==> flow/design.v <==
module signal_generator(input clk25,
       input rst,
       output hsyncOut,
       output vsyncOut,
       output [9:0] xposOut,
       output [9:0] yposOut);
reg
[9:0] xpos;
reg
[9:0] ypos;
wire
endline = (xpos == 799);
always
@(posedge clk25) begin
 if (rst || endline)
   xpos <= 0;
 else
   xpos <= xpos + 1;
end
always
@(posedge clk25) begin
 if (rst)
  ypos <= 0;
 else if (endline) begin
  if (ypos == 520)
   ypos <= 0;
  else
   ypos <= ypos + 1; 
 end
end
reg
hsync, vsync;
always
@(posedge clk25) begin
 if (rst) begin
 hsync <= 1'b1;
 vsync <= 1'b1;
 end else begin
 hsync <= ~(xpos > 664 && xpos
<= 759);   
 vsync <= ~(ypos == 490 || ypos ==
491);    
 end
end
assign
hsyncOut = hsync;
assign
vsyncOut = vsync;
assign
xposOut = xpos;
assign
yposOut = ypos;
endmodule
module game(input clk25,
    input rst,
    input [9:0] xpos,
    input [9:0] ypos,
    input rota,
    input rotb,
    input de,
    output red,
    output green,
    output blue);
reg [8:0] paddlePosition;
reg [27:0] counter;
always @(posedge clk25)
begin
 if (rst) begin
  counter <= 0;
  paddlePosition <= 160;
 end
 else begin
  counter <= counter + 1;
  if (counter == 250_000)
    begin
      counter <= 0;
if(rota || rotb)
begin
 if(rota) begin
  if(paddlePosition < 520)         
   paddlePosition <= paddlePosition + 3 ; 
 end
 else if(rotb) begin
  if(paddlePosition >= 0)         
   paddlePosition <= paddlePosition - 3;  
 end
end
end
 end
end
reg [9:0] ballX;
reg [8:0] ballY;
reg ballXpos, ballYpos;
reg Xbounce, Ybounce;
wire endOfFrame = (xpos == 0 && ypos == 480);
integer b; 
always @(posedge clk25) begin
 if (rst) begin
  ballX <= 0;
  ballY <= 0;
 end
 else if (endOfFrame) begin  
  if (ballX == 0 && ballY == 0) begin   
  ballX <= 25;
  ballY <= 280;  
  end
  else begin
   if (ballXpos ^ Xbounce) 
    ballX <= ballX + b;  
   else 
    ballX <= ballX - b;  
   if (ballYpos ^ Ybounce) 
    ballY <= ballY + b;   
   else
    ballY <= ballY - b;   
  end
 end 
end
reg [5:0] missTimer; 
reg brick_alive1;
reg brick_alive2;
reg brick_alive3;
reg brick_alive4;
reg brick_alive5;
reg brick_alive6;
reg brick_alive7;
reg brick_alive8;
reg brick_alive9; 
reg brick_alive10;
reg brick_alive11;
reg brick_alive12;
reg brick_alive13;
reg brick_alive14;
reg brick_alive15;
reg brick_alive16;
reg brick_alive17;
reg brick_alive18;
reg brick_alive19;
reg brick_alive20;
reg brick_alive21;
reg brick_alive22;
reg brick_alive23;
reg brick_alive24;
reg brick_alive25;
reg brick_alive26;
reg brick_alive27;
reg brick_alive28;
reg brick_alive29;
reg brick_alive30;
reg brick_alive31;
reg brick_alive32;
reg brick_alive33;
reg brick_alive34;
reg brick_alive35;
reg brick_alive36;
reg brick_alive37;
reg brick_alive38;  
reg brick_alive39;
reg brick_alive40;
reg brick_alive41;
reg brick_alive42;
reg brick_alive43;
reg brick_alive44;
reg brick_alive45; 
reg brick_alive46;
reg brick_alive47;
reg brick_alive48;
reg brick_alive49;
reg brick_alive50;
reg brick_alive51;
reg brick_alive52;
reg brick_alive53;
reg brick_alive54;
reg brick_alive55;
reg brick_alive56;
reg brick_alive57;
reg brick_alive58;
reg brick_alive59;
reg brick_alive60;
reg brick_alive61;
reg brick_alive62;
reg brick_alive63;
reg brick_alive64;
reg brick_alive65;
reg brick_alive66;
reg brick_alive67;
reg brick_alive68;
reg brick_alive69;
reg brick_alive70;
reg brick_alive71;
reg brick_alive72;
reg brick_alive73;
reg brick_alive74;
reg brick_alive75;
reg brick_alive76;
reg brick_alive77;
reg brick_alive78;
reg brick_alive79;
reg brick_alive80;
reg brick_alive81;
reg brick_alive82;
reg brick_alive83;
reg brick_alive84;
reg brick_alive85;
reg brick_alive86;
reg brick_alive87;
reg brick_alive88;
reg brick_alive89;
reg brick_alive90;
reg brick_alive91;
reg brick_alive92;
reg brick_alive93;
reg brick_alive94;
reg brick_alive95;
reg brick_alive96;
wire area = (xpos < 640 && ypos < 480);
wire top = (area && ypos <= 10);
wire bottom = (area && ypos >= 476);
wire left = (area && xpos <= 3);
wire right = (area && xpos >= 637);
wire border = (area && (left || right || top ));
wire brick1 = ((area && xpos >= 13 && xpos <=55 && ypos<=50 && ypos>=30)&& brick_alive1);
wire brick2 = ((area && xpos >= 65 && xpos <=107 && ypos<=50 && ypos>=30)&& brick_alive2);
wire brick3 = ((area && xpos >= 117 && xpos <=159 && ypos<=50 && ypos>=30)&& brick_alive3);
wire brick4 = ((area && xpos >= 169 && xpos <=211 && ypos<=50 && ypos>=30)&& brick_alive4);
wire brick5 = ((area && xpos >= 221 && xpos <=263 && ypos<=50 && ypos>=30)&& brick_alive5);
wire brick6 = ((area && xpos >= 273 && xpos <=315 && ypos<=50 && ypos>=30)&& brick_alive6);
wire brick7 = ((area && xpos >= 325 && xpos <=367 && ypos<=50 && ypos>=30)&& brick_alive7);
wire brick8 = ((area && xpos >= 377 && xpos <=419 && ypos<=50 && ypos>=30)&& brick_alive8);
wire brick9 = ((area && xpos >= 429 && xpos <=471 && ypos<=50 && ypos>=30)&& brick_alive9);
wire brick10 = ((area && xpos >= 481 && xpos <=523 && ypos<=50 && ypos>=30)&& brick_alive10);
wire brick11 = ((area && xpos >= 533 && xpos <=575 && ypos<=50 && ypos>=30)&& brick_alive11);
wire brick12 = ((area && xpos >= 585 && xpos <=627 && ypos<=50 && ypos>=30)&& brick_alive12);
wire brick13 = ((area && xpos >= 13 && xpos <=55 && ypos<=80 && ypos>=60)&& brick_alive13);
wire brick14 = ((area && xpos >= 65 && xpos <=107 && ypos<=80 && ypos>=60)&& brick_alive14);
wire brick15 = ((area && xpos >= 117 && xpos <=159 && ypos<=80 && ypos>=60)&& brick_alive15);
wire brick16 = ((area && xpos >= 169 && xpos <=211 && ypos<=80 && ypos>=60)&& brick_alive16);
wire brick17 = ((area && xpos >= 221 && xpos <=263 && ypos<=80 && ypos>=60)&& brick_alive17);
wire brick18 = ((area && xpos >= 273 && xpos <=315 && ypos<=80 && ypos>=60)&& brick_alive18);
wire brick19 = ((area && xpos >= 325 && xpos <=367 && ypos<=80 && ypos>=60)&& brick_alive19);
wire brick20 = ((area && xpos >= 377 && xpos <=419 && ypos<=80 && ypos>=60)&& brick_alive20);
wire brick21 = ((area && xpos >= 429 && xpos <=471 && ypos<=80 && ypos>=60)&& brick_alive21);
wire brick22 = ((area && xpos >= 481 && xpos <=523 && ypos<=80 && ypos>=60)&& brick_alive22);
wire brick23 = ((area && xpos >= 533 && xpos <=575 && ypos<=80 && ypos>=60)&& brick_alive23);
wire brick24 = ((area && xpos >= 585 && xpos <=627 && ypos<=80 && ypos>=60)&& brick_alive24);
wire brick25 = ((area && xpos >= 13 && xpos <=55 && ypos<=110 && ypos>=90)&& brick_alive25);
wire brick26 = ((area && xpos >= 65 && xpos <=107 && ypos<=110 && ypos>=90)&& brick_alive26);
wire brick27 = ((area && xpos >= 117 && xpos <=159 && ypos<=110 && ypos>=90)&& brick_alive27);
wire brick28 = ((area && xpos >= 169 && xpos <=211 && ypos<=110 && ypos>=90)&& brick_alive28);
wire brick29 = ((area && xpos >= 221 && xpos <=263 && ypos<=110 && ypos>=90)&& brick_alive29);
wire brick30 = ((area && xpos >= 273 && xpos <=315 && ypos<=110 && ypos>=90)&& brick_alive30);
wire brick31 = ((area && xpos >= 325 && xpos <=367 && ypos<=110 && ypos>=90)&& brick_alive31);
wire brick32 = ((area && xpos >= 377 && xpos <=419 && ypos<=110 && ypos>=90)&& brick_alive32);
wire brick33 = ((area && xpos >= 429 && xpos <=471 && ypos<=110 && ypos>=90)&& brick_alive33);
wire brick34 = ((area && xpos >= 481 && xpos <=523 && ypos<=110 && ypos>=90)&& brick_alive34);
wire brick35 = ((area && xpos >= 533 && xpos <=575 && ypos<=110 && ypos>=90)&& brick_alive35);
wire brick36 = ((area && xpos >= 585 && xpos <=627 && ypos<=110 && ypos>=90)&& brick_alive36);
wire brick37 = ((area && xpos >= 13 && xpos <=55 && ypos<=140 && ypos>=120)&& brick_alive37);
wire brick38 = ((area && xpos >= 65 && xpos <=107 && ypos<=140 && ypos>=120)&& brick_alive38);
wire brick39 = ((area && xpos >= 117 && xpos <=159 && ypos<=140 && ypos>=120)&& brick_alive39);
wire brick40 = ((area && xpos >= 169 && xpos <=211 && ypos<=140 && ypos>=120)&& brick_alive40);
wire brick41 = ((area && xpos >= 221 && xpos <=263 && ypos<=140 && ypos>=120)&& brick_alive41);
wire brick42 = ((area && xpos >= 273 && xpos <=315 && ypos<=140 && ypos>=120)&& brick_alive42);
wire brick43 = ((area && xpos >= 325 && xpos <=367 && ypos<=140 && ypos>=120)&& brick_alive43);
wire brick44 = ((area && xpos >= 377 && xpos <=419 && ypos<=140 && ypos>=120)&& brick_alive44);
wire brick45 = ((area && xpos >= 429 && xpos <=471 && ypos<=140 && ypos>=120)&& brick_alive45);
wire brick46 = ((area && xpos >= 481 && xpos <=523 && ypos<=140 && ypos>=120)&& brick_alive46);
wire brick47 = ((area && xpos >= 533 && xpos <=575 && ypos<=140 && ypos>=120)&& brick_alive47);
wire brick48 = ((area && xpos >= 585 && xpos <=627 && ypos<=140 && ypos>=120)&& brick_alive48);
wire brick49 = ((area && xpos >= 13 && xpos <=55 && ypos<=170 && ypos>=150)&& brick_alive49);
wire brick50 = ((area && xpos >= 65 && xpos <=107 && ypos<=170 && ypos>=150)&& brick_alive50);
wire brick51 = ((area && xpos >= 117 && xpos <=159 && ypos<=170 && ypos>=150)&& brick_alive51);
wire brick52 = ((area && xpos >= 169 && xpos <=211 && ypos<=170 && ypos>=150)&& brick_alive52);
wire brick53 = ((area && xpos >= 221 && xpos <=263 && ypos<=170 && ypos>=150)&& brick_alive53);
wire brick54 = ((area && xpos >= 273 && xpos <=315 && ypos<=170 && ypos>=150)&& brick_alive54);
wire brick55 = ((area && xpos >= 325 && xpos <=367 && ypos<=170 && ypos>=150)&& brick_alive55);
wire brick56 = ((area && xpos >= 377 && xpos <=419 && ypos<=170 && ypos>=150)&& brick_alive56);
wire brick57 = ((area && xpos >= 429 && xpos <=471 && ypos<=170 && ypos>=150)&& brick_alive57);
wire brick58 = ((area && xpos >= 481 && xpos <=523 && ypos<=170 && ypos>=150)&& brick_alive58);
wire brick59 = ((area && xpos >= 533 && xpos <=575 && ypos<=170 && ypos>=150)&& brick_alive59);
wire brick60 = ((area && xpos >= 585 && xpos <=627 && ypos<=170 && ypos>=150)&& brick_alive60);
wire brick61 = ((area && xpos >= 13 && xpos <=55 && ypos<=200 && ypos>=180)&& brick_alive61);
wire brick62 = ((area && xpos >= 65 && xpos <=107 && ypos<=200 && ypos>=180)&& brick_alive62);
wire brick63 = ((area && xpos >= 117 && xpos <=159 && ypos<=200 && ypos>=180)&& brick_alive63);
wire brick64 = ((area && xpos >= 169 && xpos <=211 && ypos<=200 && ypos>=180)&& brick_alive64);
wire brick65 = ((area && xpos >= 221 && xpos <=263 && ypos<=200 && ypos>=180)&& brick_alive65);
wire brick66 = ((area && xpos >= 273 && xpos <=315 && ypos<=200 && ypos>=180)&& brick_alive66);
wire brick67 = ((area && xpos >= 325 && xpos <=367 && ypos<=200 && ypos>=180)&& brick_alive67);
wire brick68 = ((area && xpos >= 377 && xpos <=419 && ypos<=200 && ypos>=180)&& brick_alive68);
wire brick69 = ((area && xpos >= 429 && xpos <=471 && ypos<=200 && ypos>=180)&& brick_alive69);
wire brick70 = ((area && xpos >= 481 && xpos <=523 && ypos<=200 && ypos>=180)&& brick_alive70);
wire brick71 = ((area && xpos >= 533 && xpos <=575 && ypos<=200 && ypos>=180)&& brick_alive71);
wire brick72 = ((area && xpos >= 585 && xpos <=627 && ypos<=200 && ypos>=180)&& brick_alive72);
wire brick73 = ((area && xpos >= 13 && xpos <=55 && ypos<=230 && ypos>=210)&& brick_alive73);
wire brick74 = ((area && xpos >= 65 && xpos <=107 && ypos<=230 && ypos>=210)&& brick_alive74);
wire brick75 = ((area && xpos >= 117 && xpos <=159 && ypos<=230 && ypos>=210)&& brick_alive75);
wire brick76 = ((area && xpos >= 169 && xpos <=211 && ypos<=230 && ypos>=210)&& brick_alive76);
wire brick77 = ((area && xpos >= 221 && xpos <=263 && ypos<=230 && ypos>=210)&& brick_alive77);
wire brick78 = ((area && xpos >= 273 && xpos <=315 && ypos<=230 && ypos>=210)&& brick_alive78);
wire brick79 = ((area && xpos >= 325 && xpos <=367 && ypos<=230 && ypos>=210)&& brick_alive79);
wire brick80 = ((area && xpos >= 377 && xpos <=419 && ypos<=230 && ypos>=210)&& brick_alive80);
wire brick81 = ((area && xpos >= 429 && xpos <=471 && ypos<=230 && ypos>=210)&& brick_alive81);
wire brick82 = ((area && xpos >= 481 && xpos <=523 && ypos<=230 && ypos>=210)&& brick_alive82);
wire brick83 = ((area && xpos >= 533 && xpos <=575 && ypos<=230 && ypos>=210)&& brick_alive83);
wire brick84 = ((area && xpos >= 585 && xpos <=627 && ypos<=230 && ypos>=210)&& brick_alive84);
wire brick85 = ((area && xpos >= 13 && xpos <=55 && ypos<=260 && ypos>=240)&& brick_alive85);
wire brick86 = ((area && xpos >= 65 && xpos <=107 && ypos<=260 && ypos>=240)&& brick_alive86);
wire brick87 = ((area && xpos >= 117 && xpos <=159 && ypos<=260 && ypos>=240)&& brick_alive87);
wire brick88 = ((area && xpos >= 169 && xpos <=211 && ypos<=260 && ypos>=240)&& brick_alive88);
wire brick89 = ((area && xpos >= 221 && xpos <=263 && ypos<=260 && ypos>=240)&& brick_alive89);
wire brick90 = ((area && xpos >= 273 && xpos <=315 && ypos<=260 && ypos>=240)&& brick_alive90);
wire brick91 = ((area && xpos >= 325 && xpos <=367 && ypos<=260 && ypos>=240)&& brick_alive91);
wire brick92 = ((area && xpos >= 377 && xpos <=419 && ypos<=260 && ypos>=240)&& brick_alive92);
wire brick93 = ((area && xpos >= 429 && xpos <=471 && ypos<=260 && ypos>=240)&& brick_alive93);
wire brick94 = ((area && xpos >= 481 && xpos <=523 && ypos<=260 && ypos>=240)&& brick_alive94);
wire brick95 = ((area && xpos >= 533 && xpos <=575 && ypos<=260 && ypos>=240)&& brick_alive95);
wire brick96 = ((area && xpos >= 585 && xpos <=627 && ypos<=260 && ypos>=240)&& brick_alive96);
integer a;
wire paddle = (xpos >= paddlePosition+4 && xpos <= paddlePosition+80+a && ypos >= 440 && ypos <= 447); 
wire ball = (xpos >= ballX && xpos <= ballX+5 && ypos >= ballY && ypos <= ballY+5); 
wire background = (area && !(border || paddle || ball));
wire missed = area && missTimer != 0;
assign red   = { missed || border || paddle || ball || brick1 || brick2 || brick3 || brick4 || brick5 || brick6 || brick7 || brick8 
                                                 || brick9 || brick10 || brick11 || brick12 || brick13 || brick14 || brick15 || brick16 
                 || brick17 || brick18 || brick19 || brick20 || brick21 || brick22 || brick23 || brick24 
                 || brick73 || brick74 || brick75 || brick76 || brick77 || brick78 || brick79 || brick80 
                 || brick81 || brick82 || brick83 || brick84 || brick85 || brick86 || brick87 || brick88 
                 || brick89 || brick90 || brick91 || brick92 || brick93 || brick94 || brick95 || brick96};
assign green = {  missed ||  border || paddle ||ball || brick25 || brick26 || brick27 || brick28 || brick29 || brick32
                 || brick33 || brick34 || brick35 || brick36 || brick37 || brick38 || brick39 || brick40 
                 || brick41 || brick42 || brick43 || brick44 || brick45 || brick46 || brick47 || brick48 
                 || brick49 || brick50 || brick51 || brick52 || brick53 || brick54 || brick55 || brick56 
                 || brick57 || brick58 || brick59 || brick60 || brick61 || brick62 || brick63 || brick64 
                 || brick65 || brick66 || brick67 || brick68 || brick69 || brick70 || brick71 || brick72 
                 || brick73 || brick74 || brick75 || brick76 || brick77 || brick78 || brick79 || brick80 
                 || brick81 || brick82 || brick83 || brick84 || brick85 || brick86 || brick87 || brick88 
                 || brick89 || brick90 || brick91 || brick92 || brick93 || brick94 || brick95 || brick96 };
assign blue  = {  missed ||  border || paddle || ball || brick25 || brick26 || brick27 || brick28 || brick29 || brick30 || brick31 || brick32 
                 || brick33 || brick34 || brick35 || brick36 || brick37 || brick38 || brick39 || brick40 
               || brick41 || brick42 || brick43 || brick44 || brick45 || brick46 || brick47 || brick48};
always @(posedge clk25) begin
 if (rst) begin
  Xbounce <= 0;
  Ybounce <= 0;
  ballXpos <= 1;
  ballYpos <= 1;
  missTimer <= 0;
a=4;
b=3;
brick_alive1=1;
brick_alive2=1;
brick_alive3=1;
brick_alive4=1;
brick_alive5=1;
brick_alive6=1;
brick_alive7=1;
brick_alive8=1;
brick_alive9=1;
brick_alive10=1;
brick_alive11=1;
brick_alive12=1;
brick_alive13=1;
brick_alive14=1;
brick_alive15=1;
brick_alive16=1;
brick_alive17=1;
brick_alive18=1;
brick_alive19=1;
brick_alive20=1;
brick_alive21=1;
brick_alive22=1;
brick_alive23=1;
brick_alive24=1;
brick_alive25=1;
brick_alive26=1;
brick_alive27=1;
brick_alive28=1;
brick_alive29=1;
brick_alive30=1;
brick_alive31=1;
brick_alive32=1;
brick_alive33=1;
brick_alive34=1;
brick_alive35=1;
brick_alive36=1;
brick_alive37=1;
brick_alive38=1;
brick_alive39=1;
brick_alive40=1;
brick_alive41=1;
brick_alive42=1;
brick_alive43=1;
brick_alive44=1;
brick_alive45=1;
brick_alive46=1;
brick_alive47=1;
brick_alive48=1;
brick_alive49=1;
brick_alive50=1;
brick_alive51=1;
brick_alive52=1;
brick_alive53=1;
brick_alive54=1;
brick_alive55=1;
brick_alive56=1;
brick_alive57=1;
brick_alive58=1;
brick_alive59=1;
brick_alive60=1;
brick_alive61=1;
brick_alive62=1;
brick_alive63=1;
brick_alive64=1;
brick_alive65=1;
brick_alive66=1;
brick_alive67=1;
brick_alive68=1;
brick_alive69=1;
brick_alive70=1;
brick_alive71=1;
brick_alive72=1;
brick_alive73=1;
brick_alive74=1;
brick_alive75=1;
brick_alive76=1;
brick_alive77=1;
brick_alive78=1;
brick_alive79=1;
brick_alive80=1;
brick_alive81=1;
brick_alive82=1;
brick_alive83=1;
brick_alive84=1;
brick_alive85=1;
brick_alive86=1;
brick_alive87=1;
brick_alive88=1;
brick_alive89=1;
brick_alive90=1;
brick_alive91=1;
brick_alive92=1;
brick_alive93=1;
brick_alive94=1;
brick_alive95=1;
brick_alive96=1;
 end
 else if (!endOfFrame) begin
  if (ball && (left || right))
   Xbounce <= 1;
  if (ball && (top || bottom || (paddle && ballYpos)))
   Ybounce <= 1;
  if (ball && bottom)
   missTimer <= 60; 
   if (de==1'b1) begin
a=4;
b=3;
brick_alive1=1;
brick_alive2=1;
brick_alive3=1;
brick_alive4=1;
brick_alive5=1;
brick_alive6=1;
brick_alive7=1;
brick_alive8=1;
brick_alive9=1; 
brick_alive10=1;
brick_alive11=1;
brick_alive12=1;
brick_alive13=1;
brick_alive14=1;
brick_alive15=1;
brick_alive16=1;
brick_alive17=1;
brick_alive18=1;
brick_alive19=1;
brick_alive20=1;
brick_alive21=1;
brick_alive22=1;
brick_alive23=1;
brick_alive24=1;
brick_alive25=1;
brick_alive26=1;
brick_alive27=1;
brick_alive28=1;
brick_alive29=1;
brick_alive30=1;
brick_alive31=1;
brick_alive32=1;
brick_alive33=1;
brick_alive34=1;
brick_alive35=1;
brick_alive36=1;
brick_alive37=1;
brick_alive38=1;  
brick_alive39=1;
brick_alive40=1;
brick_alive41=1;
brick_alive42=1;
brick_alive43=1;
brick_alive44=1;
brick_alive45=1; 
brick_alive46=1;
brick_alive47=1;
brick_alive48=1;
brick_alive49=1;
brick_alive50=1;
brick_alive51=1;
brick_alive52=1;
brick_alive53=1;
brick_alive54=1;
brick_alive55=1;
brick_alive56=1;
brick_alive57=1;
brick_alive58=1;
brick_alive59=1;
brick_alive60=1;
brick_alive61=1;
brick_alive62=1;
brick_alive63=1;
brick_alive64=1;
brick_alive65=1;
brick_alive66=1;
brick_alive67=1;
brick_alive68=1;
brick_alive69=1;
brick_alive70=1;
brick_alive71=1;
brick_alive72=1;
brick_alive73=1;
brick_alive74=1;
brick_alive75=1;
brick_alive76=1;
brick_alive77=1;
brick_alive78=1;
brick_alive79=1;
brick_alive80=1;
brick_alive81=1;
brick_alive82=1;
brick_alive83=1;
brick_alive84=1;
brick_alive85=1;
brick_alive86=1;
brick_alive87=1;
brick_alive88=1;
brick_alive89=1;
brick_alive90=1;
brick_alive91=1;
brick_alive92=1;
brick_alive93=1;
brick_alive94=1;
brick_alive95=1;
brick_alive96=1;
   end
     if (ball && (area && xpos >= 13 && xpos <=55 && ypos<=50 && ypos>=30)) 
     brick_alive1 = 0;
     if (ball && (area && xpos >= 65 && xpos <=107 && ypos<=50 && ypos>=30)) 
     brick_alive2=0;
     if (ball&& (area && xpos >= 117 && xpos <=159 && ypos<=50 && ypos>=30))
     brick_alive3=0;
     if ( ball && (area && xpos >= 169 && xpos <=211 && ypos<=50 && ypos>=30)) 
    brick_alive4=0;
     if ( ball && (area && xpos >= 221 && xpos <=263 && ypos<=50 && ypos>=30)) 
    brick_alive5=0;
     if ( ball&& (area && xpos >= 273 && xpos <=315 && ypos<=50 && ypos>=30)) 
    brick_alive6=0;
     if (ball&& (area && xpos >= 325 && xpos <=367 && ypos<=50 && ypos>=30)) begin
    brick_alive7=0;
    end
     if ( ball&& (area && xpos >= 377 && xpos <=419 && ypos<=50 && ypos>=30)) begin
    brick_alive8=0;
    end
     if ( ball&& (area && xpos >= 429 && xpos <=471 && ypos<=50 && ypos>=30)) begin
    brick_alive9=0;
    end
     if ( ball && (area && xpos >= 481 && xpos <=523 && ypos<=50 && ypos>=30)) begin
    brick_alive10=0;
    end
     if ( ball && (area && xpos >= 533 && xpos <=575 && ypos<=50 && ypos>=30)) begin
    brick_alive11=0;
    end
     if ( ball && (area && xpos >= 585 && xpos <=627 && ypos<=50 && ypos>=30)) begin
    brick_alive12=0;
    end
     if (ball && (area && xpos >= 13 && xpos <=55 && ypos<=80 && ypos>=60))begin
     brick_alive13 = 0;
    end
     if (ball && (area && xpos >= 65 && xpos <=107 && ypos<=80 && ypos>=60)) begin
     brick_alive14=0;
    end
     if (ball&& (area && xpos >= 117 && xpos <=159 && ypos<=80 && ypos>=60))begin
     brick_alive15=0;
    end
     if ( ball && (area && xpos >= 169 && xpos <=211 && ypos<=80 && ypos>=60)) begin
    brick_alive16=0;
    end
     if ( ball && (area && xpos >= 221 && xpos <=263 && ypos<=80 && ypos>=60)) begin
    brick_alive17=0;
    end
     if ( ball&& (area && xpos >= 273 && xpos <=315 && ypos<=80 && ypos>=60)) begin
    brick_alive18=0;
    end
     if (ball&& (area && xpos >= 325 && xpos <=367 && ypos<=80 && ypos>=60)) begin
    brick_alive19=0;
    end
     if ( ball&& (area && xpos >= 377 && xpos <=419 && ypos<=80 && ypos>=60)) begin
    brick_alive20=0;
    end
     if ( ball&& (area && xpos >= 429 && xpos <=471 && ypos<=80 && ypos>=60)) begin
    brick_alive21=0;
    end
     if ( ball && (area && xpos >= 481 && xpos <=523 && ypos<=80 && ypos>=60)) begin
    brick_alive22=0;
    end
     if ( ball && (area && xpos >= 533 && xpos <=575 && ypos<=80 && ypos>=60)) begin
    brick_alive23=0;
    end
     if ( ball && (area && xpos >= 585 && xpos <=627 && ypos<=80 && ypos>=60)) begin
    brick_alive24=0;
    end
     if (ball && (area && xpos >= 13 && xpos <=55 && ypos<=110 && ypos>=90)) begin
     brick_alive25 = 0;
    end
     if (ball && (area && xpos >= 65 && xpos <=107 && ypos<=110 && ypos>=90)) begin
     brick_alive26=0;
    end
     if (ball&& (area && xpos >= 117 && xpos <=159 && ypos<=110 && ypos>=90))begin
     brick_alive27=0;
    end
     if ( ball && (area && xpos >= 169 && xpos <=211 && ypos<=110 && ypos>=90)) begin
    brick_alive28=0;
    end
     if ( ball && (area && xpos >= 221 && xpos <=263 && ypos<=110 && ypos>=90)) begin
    brick_alive29=0;
    end
     if ( ball&& (area && xpos >= 273 && xpos <=315 && ypos<=110 && ypos>=90)) begin
    brick_alive30=0;
    a=40;
    end
     if (ball&& (area && xpos >= 325 && xpos <=367 && ypos<=110 && ypos>=90)) begin
    brick_alive31=0;
    b=5;
    end
     if ( ball&& (area && xpos >= 377 && xpos <=419 && ypos<=110 && ypos>=90)) begin
    brick_alive32=0;
    end
     if ( ball&& (area && xpos >= 429 && xpos <=471 && ypos<=110 && ypos>=90)) begin
    brick_alive33=0;
    end
     if ( ball && (area && xpos >= 481 && xpos <=523 && ypos<=110 && ypos>=90)) begin
    brick_alive34=0;
    end
     if ( ball && (area && xpos >= 533 && xpos <=575 && ypos<=110 && ypos>=90)) begin
    brick_alive35=0;
    end
     if ( ball && (area && xpos >= 585 && xpos <=627 && ypos<=110 && ypos>=90)) begin
    brick_alive36=0;
    end
     if (ball && (area && xpos >= 13 && xpos <=55 && ypos<=140 && ypos>=120))begin
     brick_alive37 = 0;
    end
     if (ball && (area && xpos >= 65 && xpos <=107 && ypos<=140 && ypos>=120)) begin
     brick_alive38=0;
    end
     if (ball&& (area && xpos >= 117 && xpos <=159 && ypos<=140 && ypos>=120))begin
     brick_alive39=0;
    end
     if ( ball && (area && xpos >= 169 && xpos <=211 && ypos<=140 && ypos>=120)) begin
    brick_alive40=0;
    end
     if ( ball && (area && xpos >= 221 && xpos <=263 && ypos<=140 && ypos>=120)) begin
    brick_alive41=0;
    end
     if ( ball&& (area && xpos >= 273 && xpos <=315 && ypos<=140 && ypos>=120)) begin
    brick_alive42=0;
    end
     if (ball&& (area && xpos >= 325 && xpos <=367 && ypos<=140 && ypos>=120)) begin
    brick_alive43=0;
    end
     if ( ball&& (area && xpos >= 377 && xpos <=419 && ypos<=140 && ypos>=120)) begin
    brick_alive44=0;
    end
     if ( ball&& (area && xpos >= 429 && xpos <=471 && ypos<=140 && ypos>=120)) begin
    brick_alive45=0;
    end
     if ( ball && (area && xpos >= 481 && xpos <=523 && ypos<=140 && ypos>=120)) begin
    brick_alive46=0;
    end
     if ( ball && (area && xpos >= 533 && xpos <=575 && ypos<=140 && ypos>=120)) begin
    brick_alive47=0;
    end
     if ( ball && (area && xpos >= 585 && xpos <=627 && ypos<=140 && ypos>=120)) begin
    brick_alive48=0;
    end
     if (ball && (area && xpos >= 13 && xpos <=55 && ypos<=170 && ypos>=150)) begin
     brick_alive49 = 0;
    end
     if (ball && (area && xpos >= 65 && xpos <=107 && ypos<=170 && ypos>=150)) begin
     brick_alive50=0;
    end
     if (ball&& (area && xpos >= 117 && xpos <=159 && ypos<=170 && ypos>=150))begin
     brick_alive51=0;
    end
     if ( ball && (area && xpos >= 169 && xpos <=211 && ypos<=170 && ypos>=150)) begin
    brick_alive52=0;
    end
     if ( ball && (area && xpos >= 221 && xpos <=263 && ypos<=170 && ypos>=150)) begin
    brick_alive53=0;
    end
     if ( ball&& (area && xpos >= 273 && xpos <=315 && ypos<=170 && ypos>=150)) begin
    brick_alive54=0;
    end
     if (ball&& (area && xpos >= 325 && xpos <=367 && ypos<=170 && ypos>=150)) begin
    brick_alive55=0;
    end
     if ( ball&& (area && xpos >= 377 && xpos <=419 && ypos<=170 && ypos>=150)) begin
    brick_alive56=0;
    end
     if ( ball&& (area && xpos >= 429 && xpos <=471 && ypos<=170 && ypos>=150)) begin
    brick_alive57=0;
    end
     if ( ball && (area && xpos >= 481 && xpos <=523 && ypos<=170 && ypos>=150)) begin
    brick_alive58=0;
    end
     if ( ball && (area && xpos >= 533 && xpos <=575 && ypos<=170 && ypos>=150)) begin
    brick_alive59=0;
    end
     if ( ball && (area && xpos >= 585 && xpos <=627 && ypos<=170 && ypos>=150)) begin
    brick_alive60=0;
    end
     if (ball && (area && xpos >= 13 && xpos <=55 && ypos<=200 && ypos>=180)) begin
     brick_alive61 = 0;
    end
     if (ball && (area && xpos >= 65 && xpos <=107 && ypos<=200 && ypos>=180)) begin
     brick_alive62=0;
    end
     if (ball&& (area && xpos >= 117 && xpos <=159 && ypos<=200 && ypos>=180))begin
     brick_alive63=0;
    end
     if ( ball && (area && xpos >= 169 && xpos <=211 && ypos<=200 && ypos>=180)) begin
    brick_alive64=0;
    end
     if ( ball && (area && xpos >= 221 && xpos <=263 && ypos<=200 && ypos>=180)) begin
    brick_alive65=0;
    end
     if ( ball&& (area && xpos >= 273 && xpos <=315 && ypos<=200 && ypos>=180)) begin
    brick_alive66=0;
    end
     if (ball&& (area && xpos >= 325 && xpos <=367 && ypos<=200 && ypos>=180)) begin
    brick_alive67=0;
    end
     if ( ball&& (area && xpos >= 377 && xpos <=419 && ypos<=200 && ypos>=180)) begin
    brick_alive68=0;
    end
     if ( ball&& (area && xpos >= 429 && xpos <=471 && ypos<=200 && ypos>=180)) begin
    brick_alive69=0;   
    end
     if ( ball && (area && xpos >= 481 && xpos <=523 && ypos<=200 && ypos>=180)) begin
    brick_alive70=0;
    end
     if ( ball && (area && xpos >= 533 && xpos <=575 && ypos<=200 && ypos>=180)) begin
    brick_alive71=0;
    end
     if ( ball && (area && xpos >= 585 && xpos <=627 && ypos<=200 && ypos>=180)) begin
    brick_alive72=0;
    end
     if (ball && (area && xpos >= 13 && xpos <=55 && ypos<=230 && ypos>=210)) begin
     brick_alive73 =0;
    end
     if (ball && (area && xpos >= 65 && xpos <=107 && ypos<=230 && ypos>=210)) begin
     brick_alive74=0;
    end
     if (ball&& (area && xpos >= 117 && xpos <=159 && ypos<=230 && ypos>=210))begin
     brick_alive75=0;
    end
     if ( ball && (area && xpos >= 169 && xpos <=211 && ypos<=230 && ypos>=210)) begin
    brick_alive76=0;
    end
     if ( ball && (area && xpos >= 221 && xpos <=263 && ypos<=230 && ypos>=210)) begin
    brick_alive77=0;
    end
     if ( ball&& (area && xpos >= 273 && xpos <=315 && ypos<=230 && ypos>=210)) begin
    brick_alive78=0;
    end
     if (ball&& (area && xpos >= 325 && xpos <=367 && ypos<=230 && ypos>=210)) begin
    brick_alive79=0;
    end
     if ( ball&& (area && xpos >= 377 && xpos <=419 && ypos<=230 && ypos>=210)) begin
    brick_alive80=0;
    end
     if ( ball&& (area && xpos >= 429 && xpos <=471 && ypos<=230 && ypos>=210)) begin
    brick_alive81=0;
    end
     if ( ball && (area && xpos >= 481 && xpos <=523 && ypos<=230 && ypos>=210)) begin
    brick_alive82=0;
    end
     if ( ball && (area && xpos >= 533 && xpos <=575 && ypos<=230 && ypos>=210)) begin
    brick_alive83=0;
    end
     if ( ball && (area && xpos >= 585 && xpos <=627 && ypos<=230 && ypos>=210)) begin
    brick_alive84=0;
    end
     if (ball && (area && xpos >= 13 && xpos <=55 && ypos<=260 && ypos>=240)) begin
     brick_alive85 = 0;
    end
     if (ball && (area && xpos >= 65 && xpos <=107 && ypos<=260 && ypos>=240)) begin
     brick_alive86=0;
    end
     if (ball&& (area && xpos >= 117 && xpos <=159 && ypos<=260 && ypos>=240))begin
     brick_alive87=0;
    end
     if ( ball && (area && xpos >= 169 && xpos <=211 && ypos<=260 && ypos>=240)) begin
    brick_alive88=0;
    end
     if ( ball && (area && xpos >= 221 && xpos <=263 && ypos<=260 && ypos>=240)) begin
    brick_alive89=0;
    end
     if ( ball&& (area && xpos >= 273 && xpos <=315 && ypos<=260 && ypos>=240)) begin
    brick_alive90=0;
    end
     if (ball&& (area && xpos >= 325 && xpos <=367 && ypos<=260 && ypos>=240)) begin
    brick_alive91=0;
    end
     if ( ball&& (area && xpos >= 377 && xpos <=419 && ypos<=260 && ypos>=240)) begin
    brick_alive92=0;
    end
     if ( ball&& (area && xpos >= 429 && xpos <=471 && ypos<=260 && ypos>=240)) begin
    brick_alive93=0;
    end
     if ( ball && (area && xpos >= 481 && xpos <=523 && ypos<=260 && ypos>=240)) begin
    brick_alive94=0;
    end
     if ( ball && (area && xpos >= 533 && xpos <=575 && ypos<=260 && ypos>=240)) begin
    brick_alive95=0;
    end
     if ( ball && (area && xpos >= 585 && xpos <=627 && ypos<=260 && ypos>=240)) begin
    brick_alive96=0;
    end    
 end
  else begin
  if (ballX == 0 && ballY == 0) begin 
   ballXpos <= 1;
   ballYpos <= 1;
   Xbounce <= 0;
   Ybounce <= 0;
  end 
  else begin
   if (Xbounce)
    ballXpos <= ~ballXpos;
   if (Ybounce)
    ballYpos <= ~ballYpos;   
   Xbounce <= 0;  
   Ybounce <= 0;  
   if (missTimer != 0)
    missTimer <= missTimer - 1;
  end
 end
end  
endmodule
module breakout(
    input  clk,
    input  rst,
    input  rota,
    input  rotb,
    input  de,
    output red,
    output green,
    output blue,
    output hsync,
    output vsync
    );
wire [9:0] xpos;
wire [9:0] ypos;
signal_generator signal_generator_inst(clk, rst, hsync, vsync, xpos, ypos);
game game_inst(clk, rst, xpos, ypos, ~rota, ~rotb, ~de, red, green, blue);
endmodule
* Tool chain data of breakout
What the tools print for breakout, step after step. Lines are those of the file above, counted from 1. Cell names lack the library's common part. A cell with n/a has no value.
Inputs: design top breakout, clock port clk, cell library sky130hd, corner tt_025C_1v80

* After elaboration
Counts by Yosys on the flattened word-level netlist (proc, flatten, opt, wreduce; memories kept). Register bits leave out memories and registers merged into their read ports (data or address). Print and check cells are left out. Cells with the same type and inputs are merged into one.
Storage and ports: clocked read ports x word width 0, bits of input ports 5, memories 0, latch bits 0, word-level cells 1102, RAM bits 0, memory bits (read-only) 0, flip-flop bits (word level) 226
Cells by class: reduce/logical cells 685, bitwise logic cells 9, magnitude comparators 58, eq/ne operators 106, multiply operators 0, mux-type cells 118, shifts and indexed selects 0, div/mod/pow operators 0, add/subtract/negate cells 15
Operators by type and width (number):
- logical AND 1 bit | 428
- AND reduction 2 bit | 98
- != test 2 x 1 -> 1 bit with constant B | 97
- logical OR 1 bit | 147
- 2-to-1 mux 1 bit | 101
- less-or-equal comparator 10 x 32 -> 1 bit | 3
- >= comparator 10 x 9 -> 1 bit with constant B | 7
- less-or-equal comparator 10 x 9 -> 1 bit with constant B | 7
- 2-to-1 mux 32 bit | 2
- >= comparator 10 x 8 -> 1 bit with constant B | 6
- less-or-equal comparator 10 x 8 -> 1 bit with constant B | 6
- 2-to-1 mux 9 bit | 6
- 2-to-1 mux 10 bit | 5
- less-or-equal comparator 10 bit with constant B | 4
- >= comparator 10 x 7 -> 1 bit with constant B | 4
- >= comparator 10 x 32 -> 1 bit | 1
- adder 32 bit | 1
- >= comparator 10 bit with constant B | 3
- less-or-equal comparator 10 x 7 -> 1 bit with constant B | 3
- == test 10 x 9 -> 1 bit with constant B | 3
- adder 28 x 1 -> 28 bit with constant B | 1
- == test 28 x 18 -> 1 bit with constant B | 1
- 2-to-1 mux 6 bit | 4
- adder 10 x 1 -> 10 bit with constant B | 2
- == test 10 bit with constant B | 2
- less-or-equal comparator 10 x 6 -> 1 bit with constant B | 2
- zero test 10 bit | 2
- adder 9 x 3 -> 10 bit with constant B | 2
Other operator kinds: 30; their cells: 43.

* Depth
Longest topological path by Yosys (ltp), each cell counted once; first at word level (registers and memories cut), then after technology mapping (sequential cells cut; the memories' decode and read muxes count).
Depth: depth in word-level cells 79, ABC_AREA 0, gate-level depth with buffers 18, mapped depth without buffers 18

* Synthesis result
The flow's flattened synthesis, as Yosys stat reports it; memories are mapped. The netlist is that of the ABC_AREA named above (0 if unset); the other value can give another one. Totals and module areas in this step are rounded.
Mapped netlist: mapped area 0.0111 mm², sequential part of the area 0.00372 mm², mapped flip-flops 186, cell count 1324
Cell types:
- dfxtp_1 | number 186, area in all 3.72E+03 µm²
- ha_1 | number 99, area in all 1.24E+03 µm²
- nor2_1 | number 154, area in all 578.054 µm²
- a21oi_1 | number 112, area in all 560.538 µm²
- o22a_1 | number 47, area in all 411.645 µm²
- xnor2_1 | number 47, area in all 411.645 µm²
- xor2_1 | number 46, area in all 402.886 µm²
- nand2_1 | number 103, area in all 386.621 µm²
- o21ai_0 | number 61, area in all 305.293 µm²
- inv_1 | number 57, area in all 213.955 µm²
- clkbuf_1 | number 51, area in all 191.434 µm²
- nand3_1 | number 35, area in all 175.168 µm²
- a222oi_1 | number 15, area in all 150.144 µm²
- nand4_1 | number 23, area in all 143.888 µm²
- a31oi_1 | number 21, area in all 131.376 µm²
- and3_1 | number 20, area in all 125.12 µm²
- nor3_1 | number 25, area in all 125.12 µm²
- a22oi_1 | number 14, area in all 105.101 µm²
Not listed: further types 59, cells in them 208. The figures by module come from a second, unflattened synthesis with its own total; it is not the netlist above.
Unflattened totals: cells (unflattened synthesis) 1365, area total of the unflattened synthesis 0.0112 mm²
Each row is one instance without its submodules.
By module:
- game | instances 1, area 0.0101 mm², cells 1242
- signal_generator | instances 1, area 0.00105 mm², cells 120
- breakout | instances 1, area 0.0000113 mm², cells 3

* Worst setup path after synthesis
Path of least setup slack by OpenSTA after synthesis, without wires, with an ideal clock, recovery checks aside; 20% of the period is set as input and as output delay. Where synthesis merged equal registers, the netlist keeps one of their names.
Path after synthesis: path type register to output, start register game_inst.paddlePosition[2], end output port blue, path slack 28.760 ns, time at the first pin 0.000 ns, clock period 40.0 ns, delay of the path 3.240 ns, external output delay 8.000 ns, arrival time 3.240 ns, stages on the path 19, buffers on the path 0, synthesis period reached 11.24 ns
"delay of the path" = arrival - input delay + setup time. At an output port there is no setup time. "stages on the path" counts driving pins, that of a launching flip-flop among them; a cell with two outputs on the path counts twice. "synthesis period reached" is the clock period less the worst setup slack; recovery checks do not enter. This is arithmetic on one report: input and output delays are still those of the set period (20% each). The rows between start and end are the longest chain of elaborated cells between them; the timing report does not say that the signal goes this way. Where chains are equally long, one stands for them. A line is the first line of the expression or statement that the cell stems from. Yosys adds cells for indexed reads and writes and turns some case tables into memories. A register here has more assigning lines than the two given.
Between the ends, after synthesis: cells stage by stage dfxtp_1 ha_1 inv_1 fa_1 nor2_1 a21oi_1 nor2b_1 o21ai_0 o21ai_0 a21oi_1 xor2_1 ha_1 nand4_1 a21oi_1 a21oi_1 o211a_1 nor4_1 nor4b_1 o21ai_0, length of the longest elaborated chain 32, elaborated cells between the ends (all ways) 34, classes of those cells 3 x add/sub; 2 x compare; 29 x reduce/logical
RTL lines, path after synthesis:
- start: declaration | RTL line 64 | reg [8:0] paddlePosition;
- start: assignment | RTL line 81 | paddlePosition <= paddlePosition + 3 ;
- start: assignment | RTL line 85 | paddlePosition <= paddlePosition - 3;
- adder 9 x 7 -> 10 bit | RTL line 319 | wire paddle = (xpos >= paddlePosition+4 && xpos <= paddlePosition+80+a && ypos >= 440 && ypos <= 447);
- adder 32 bit | RTL line 319
- less-or-equal comparator 10 x 32 -> 1 bit | RTL line 319
- logical AND 1 bit (3 in a row) | RTL line 319
- logical OR 1 bit (26 in a row) | RTL line 338 | assign blue  = {  missed ||  border || paddle || ball || brick25 || brick26 || brick27 || brick28 || brick29 | ...
- end: declaration | RTL line 867 | output blue,

* Path in the finished layout
From the final timing report of stored run 1: the path of least setup slack in the routed layout; clock arrival at registers is part of the times.
Path after layout: path type register to output, start register game_inst.paddlePosition[4], end output port blue, arrival time 5.23 ns, buffers on the path 1, path slack 9.25 ns, stages on the path 18, time at the first pin 0.44 ns, clock period 18.1 ns, external output delay 3.62 ns
The rows between start and end are the longest chain of elaborated cells between them; the timing report does not say that the signal goes this way. Where chains are equally long, one stands for them. A register here has more assigning lines than the two given.
Between the ends, after layout: cells stage by stage dfxtp_1 ha_1 ha_1 a21oi_1 nor2b_1 o21ai_0 o21ai_0 a21oi_1 xor2_1 ha_1 nand4_1 a21oi_1 a21oi_1 o211a_1 nor4_1 nor4b_1 o21ai_0 clkdlybuf4s50_1, length of the longest elaborated chain 32, elaborated cells between the ends (all ways) 34, classes of those cells 3 x add/sub; 2 x compare; 29 x reduce/logical
RTL lines, path after layout:
- start: declaration | RTL line 64 | reg [8:0] paddlePosition;
- start: assignment | RTL line 81 | paddlePosition <= paddlePosition + 3 ;
- start: assignment | RTL line 85 | paddlePosition <= paddlePosition - 3;
- adder 9 x 7 -> 10 bit | RTL line 319 | wire paddle = (xpos >= paddlePosition+4 && xpos <= paddlePosition+80+a && ypos >= 440 && ypos <= 447);
- adder 32 bit | RTL line 319
- less-or-equal comparator 10 x 32 -> 1 bit | RTL line 319
- logical AND 1 bit (3 in a row) | RTL line 319
- logical OR 1 bit (26 in a row) | RTL line 338 | assign blue  = {  missed ||  border || paddle || ball || brick25 || brick26 || brick27 || brick28 || brick29 | ...
- end: declaration | RTL line 867 | output blue,

==> runs of breakout <==
Measured results for breakout: 3 stored runs of the Yosys and OpenROAD flow on sky130hd. The settings differ; the order carries no meaning. The constraints put input and output delay at 20% of the set period each and load the outputs with 0.01 pF.
"clock period reached": clock period set for the run, less the worst setup slack. It is reckoned from that one timing run; input and output delays stay at 20% of the period that was set.
"worst setup path time" is the time allowed to the run's worst setup path (the clock period less input and output delay, where it has them) less its slack. Clock arrival times count: a late capture clock shortens it, a late launch clock lengthens it.
By "power consumption" is meant OpenSTA's value without simulated activity: inputs other than the clock are taken to toggle once in ten clock periods, and the tool carries that through the logic.
Measured values are rounded.

[stored run 1] flow files
==> flow/run.sh <==
#!/bin/bash
# the make line also repeats the synthesis and layout settings of config.mk as NAME=value (left out here)
make -C /OpenROAD-flow-scripts/flow DESIGN_CONFIG=/design/flow/config.mk WORK_HOME=/design/flow/orfs CLKGATE_MAP_FILE= finish
==> flow/config.mk <==
export PLATFORM = sky130hd
export DESIGN_NAME = breakout
export DESIGN_NICKNAME = breakout
export VERILOG_FILES = /design/flow/design.v
export SDC_FILE = /design/flow/constraint.sdc
export NUM_CORES = 4
export LEC_CHECK = 0
export ABC_AREA = 0
export CAP_MARGIN = 20
export CORE_MARGIN = 2
export CORE_UTILIZATION = 31
export CTS_CLUSTER_DIAMETER = 99
export GPL_ROUTABILITY_DRIVEN = 1
export GPL_TIMING_DRIVEN = 1
export PLACE_DENSITY = 0.5
export SETUP_SLACK_MARGIN = 1.39
export SLEW_MARGIN = 25
==> flow/constraint.sdc <==
create_clock -name core_clock -period 18.1 [get_ports {clk}]
set_input_delay 3.6200 -clock core_clock [delete_from_list [all_inputs] [get_ports {clk}]]
set_output_delay 3.6200 -clock core_clock [all_outputs]
set_load 0.01 [all_outputs]

[stored run 1] result: setup TNS 0.000 ns; worst setup path time 5.23 ns; critical path type register to output; chip area after synthesis (Yosys) 0.0111 mm²; standard-cell area after layout 0.0122 mm²; die size 0.0372 mm²; worst hold slack in the final report 0.464 ns; post-layout utilization 34.5%; clock period reached 8.852 ns; setup slack of the worst path 9.25 ns; power consumption 0.000835 W

[stored run 2] flow files
==> flow/run.sh <==
#!/bin/bash
# the make line also repeats the synthesis and layout settings of config.mk as NAME=value (left out here)
make -C /OpenROAD-flow-scripts/flow DESIGN_CONFIG=/design/flow/config.mk WORK_HOME=/design/flow/orfs CLKGATE_MAP_FILE= finish
==> flow/config.mk <==
export PLATFORM = sky130hd
export DESIGN_NAME = breakout
export DESIGN_NICKNAME = breakout
export VERILOG_FILES = /design/flow/design.v
export SDC_FILE = /design/flow/constraint.sdc
export NUM_CORES = 4
export LEC_CHECK = 0
export CAP_MARGIN = 20
export CORE_ASPECT_RATIO = 0.72
export CORE_MARGIN = 2
export CORE_UTILIZATION = 17
export CTS_CLUSTER_DIAMETER = 40
export CTS_CLUSTER_SIZE = 24
export PLACE_DENSITY = 0.69
export SLEW_MARGIN = 20
==> flow/constraint.sdc <==
create_clock -name core_clock -period 10.9 [get_ports {clk}]
set_input_delay 2.1800 -clock core_clock [delete_from_list [all_inputs] [get_ports {clk}]]
set_output_delay 2.1800 -clock core_clock [all_outputs]
set_load 0.01 [all_outputs]

[stored run 2] result: setup TNS 0.000 ns; worst setup path time 4.96 ns; critical path type register to output; chip area after synthesis (Yosys) 0.0111 mm²; standard-cell area after layout 0.0127 mm²; die size 0.0672 mm²; worst hold slack in the final report 0.463 ns; post-layout utilization 19.7%; clock period reached 7.144 ns; setup slack of the worst path 3.76 ns; power consumption 0.00138 W

[stored run 3] flow files
==> flow/run.sh <==
#!/bin/bash
# the make line also repeats the synthesis and layout settings of config.mk as NAME=value (left out here)
make -C /OpenROAD-flow-scripts/flow DESIGN_CONFIG=/design/flow/config.mk WORK_HOME=/design/flow/orfs CLKGATE_MAP_FILE= finish
==> flow/config.mk <==
export PLATFORM = sky130hd
export DESIGN_NAME = breakout
export DESIGN_NICKNAME = breakout
export VERILOG_FILES = /design/flow/design.v
export SDC_FILE = /design/flow/constraint.sdc
export NUM_CORES = 4
export LEC_CHECK = 0
export ABC_AREA = 1
export CAP_MARGIN = 20
export CELL_PAD_IN_SITES_DETAIL_PLACEMENT = 2
export CELL_PAD_IN_SITES_GLOBAL_PLACEMENT = 3
export CORE_ASPECT_RATIO = 1.49
export CORE_MARGIN = 10
export CORE_UTILIZATION = 31
export CTS_CLUSTER_DIAMETER = 213
export CTS_CLUSTER_SIZE = 91
export GPL_ROUTABILITY_DRIVEN = 0
export GPL_TIMING_DRIVEN = 1
export PLACE_DENSITY = 0.54
export SLEW_MARGIN = 20
export TNS_END_PERCENT = 95
==> flow/constraint.sdc <==
create_clock -name core_clock -period 15.1 [get_ports {clk}]
set_input_delay 3.0200 -clock core_clock [delete_from_list [all_inputs] [get_ports {clk}]]
set_output_delay 3.0200 -clock core_clock [all_outputs]
set_load 0.01 [all_outputs]

[stored run 3] result: setup TNS 0.000 ns; worst setup path time 4.24 ns; critical path type register to output; chip area after synthesis (Yosys) 0.0125 mm²; standard-cell area after layout 0.0136 mm²; die size 0.0488 mm²; worst hold slack in the final report 0.468 ns; post-layout utilization 34.1%; clock period reached 7.256 ns; setup slack of the worst path 7.84 ns; power consumption 0.00105 W
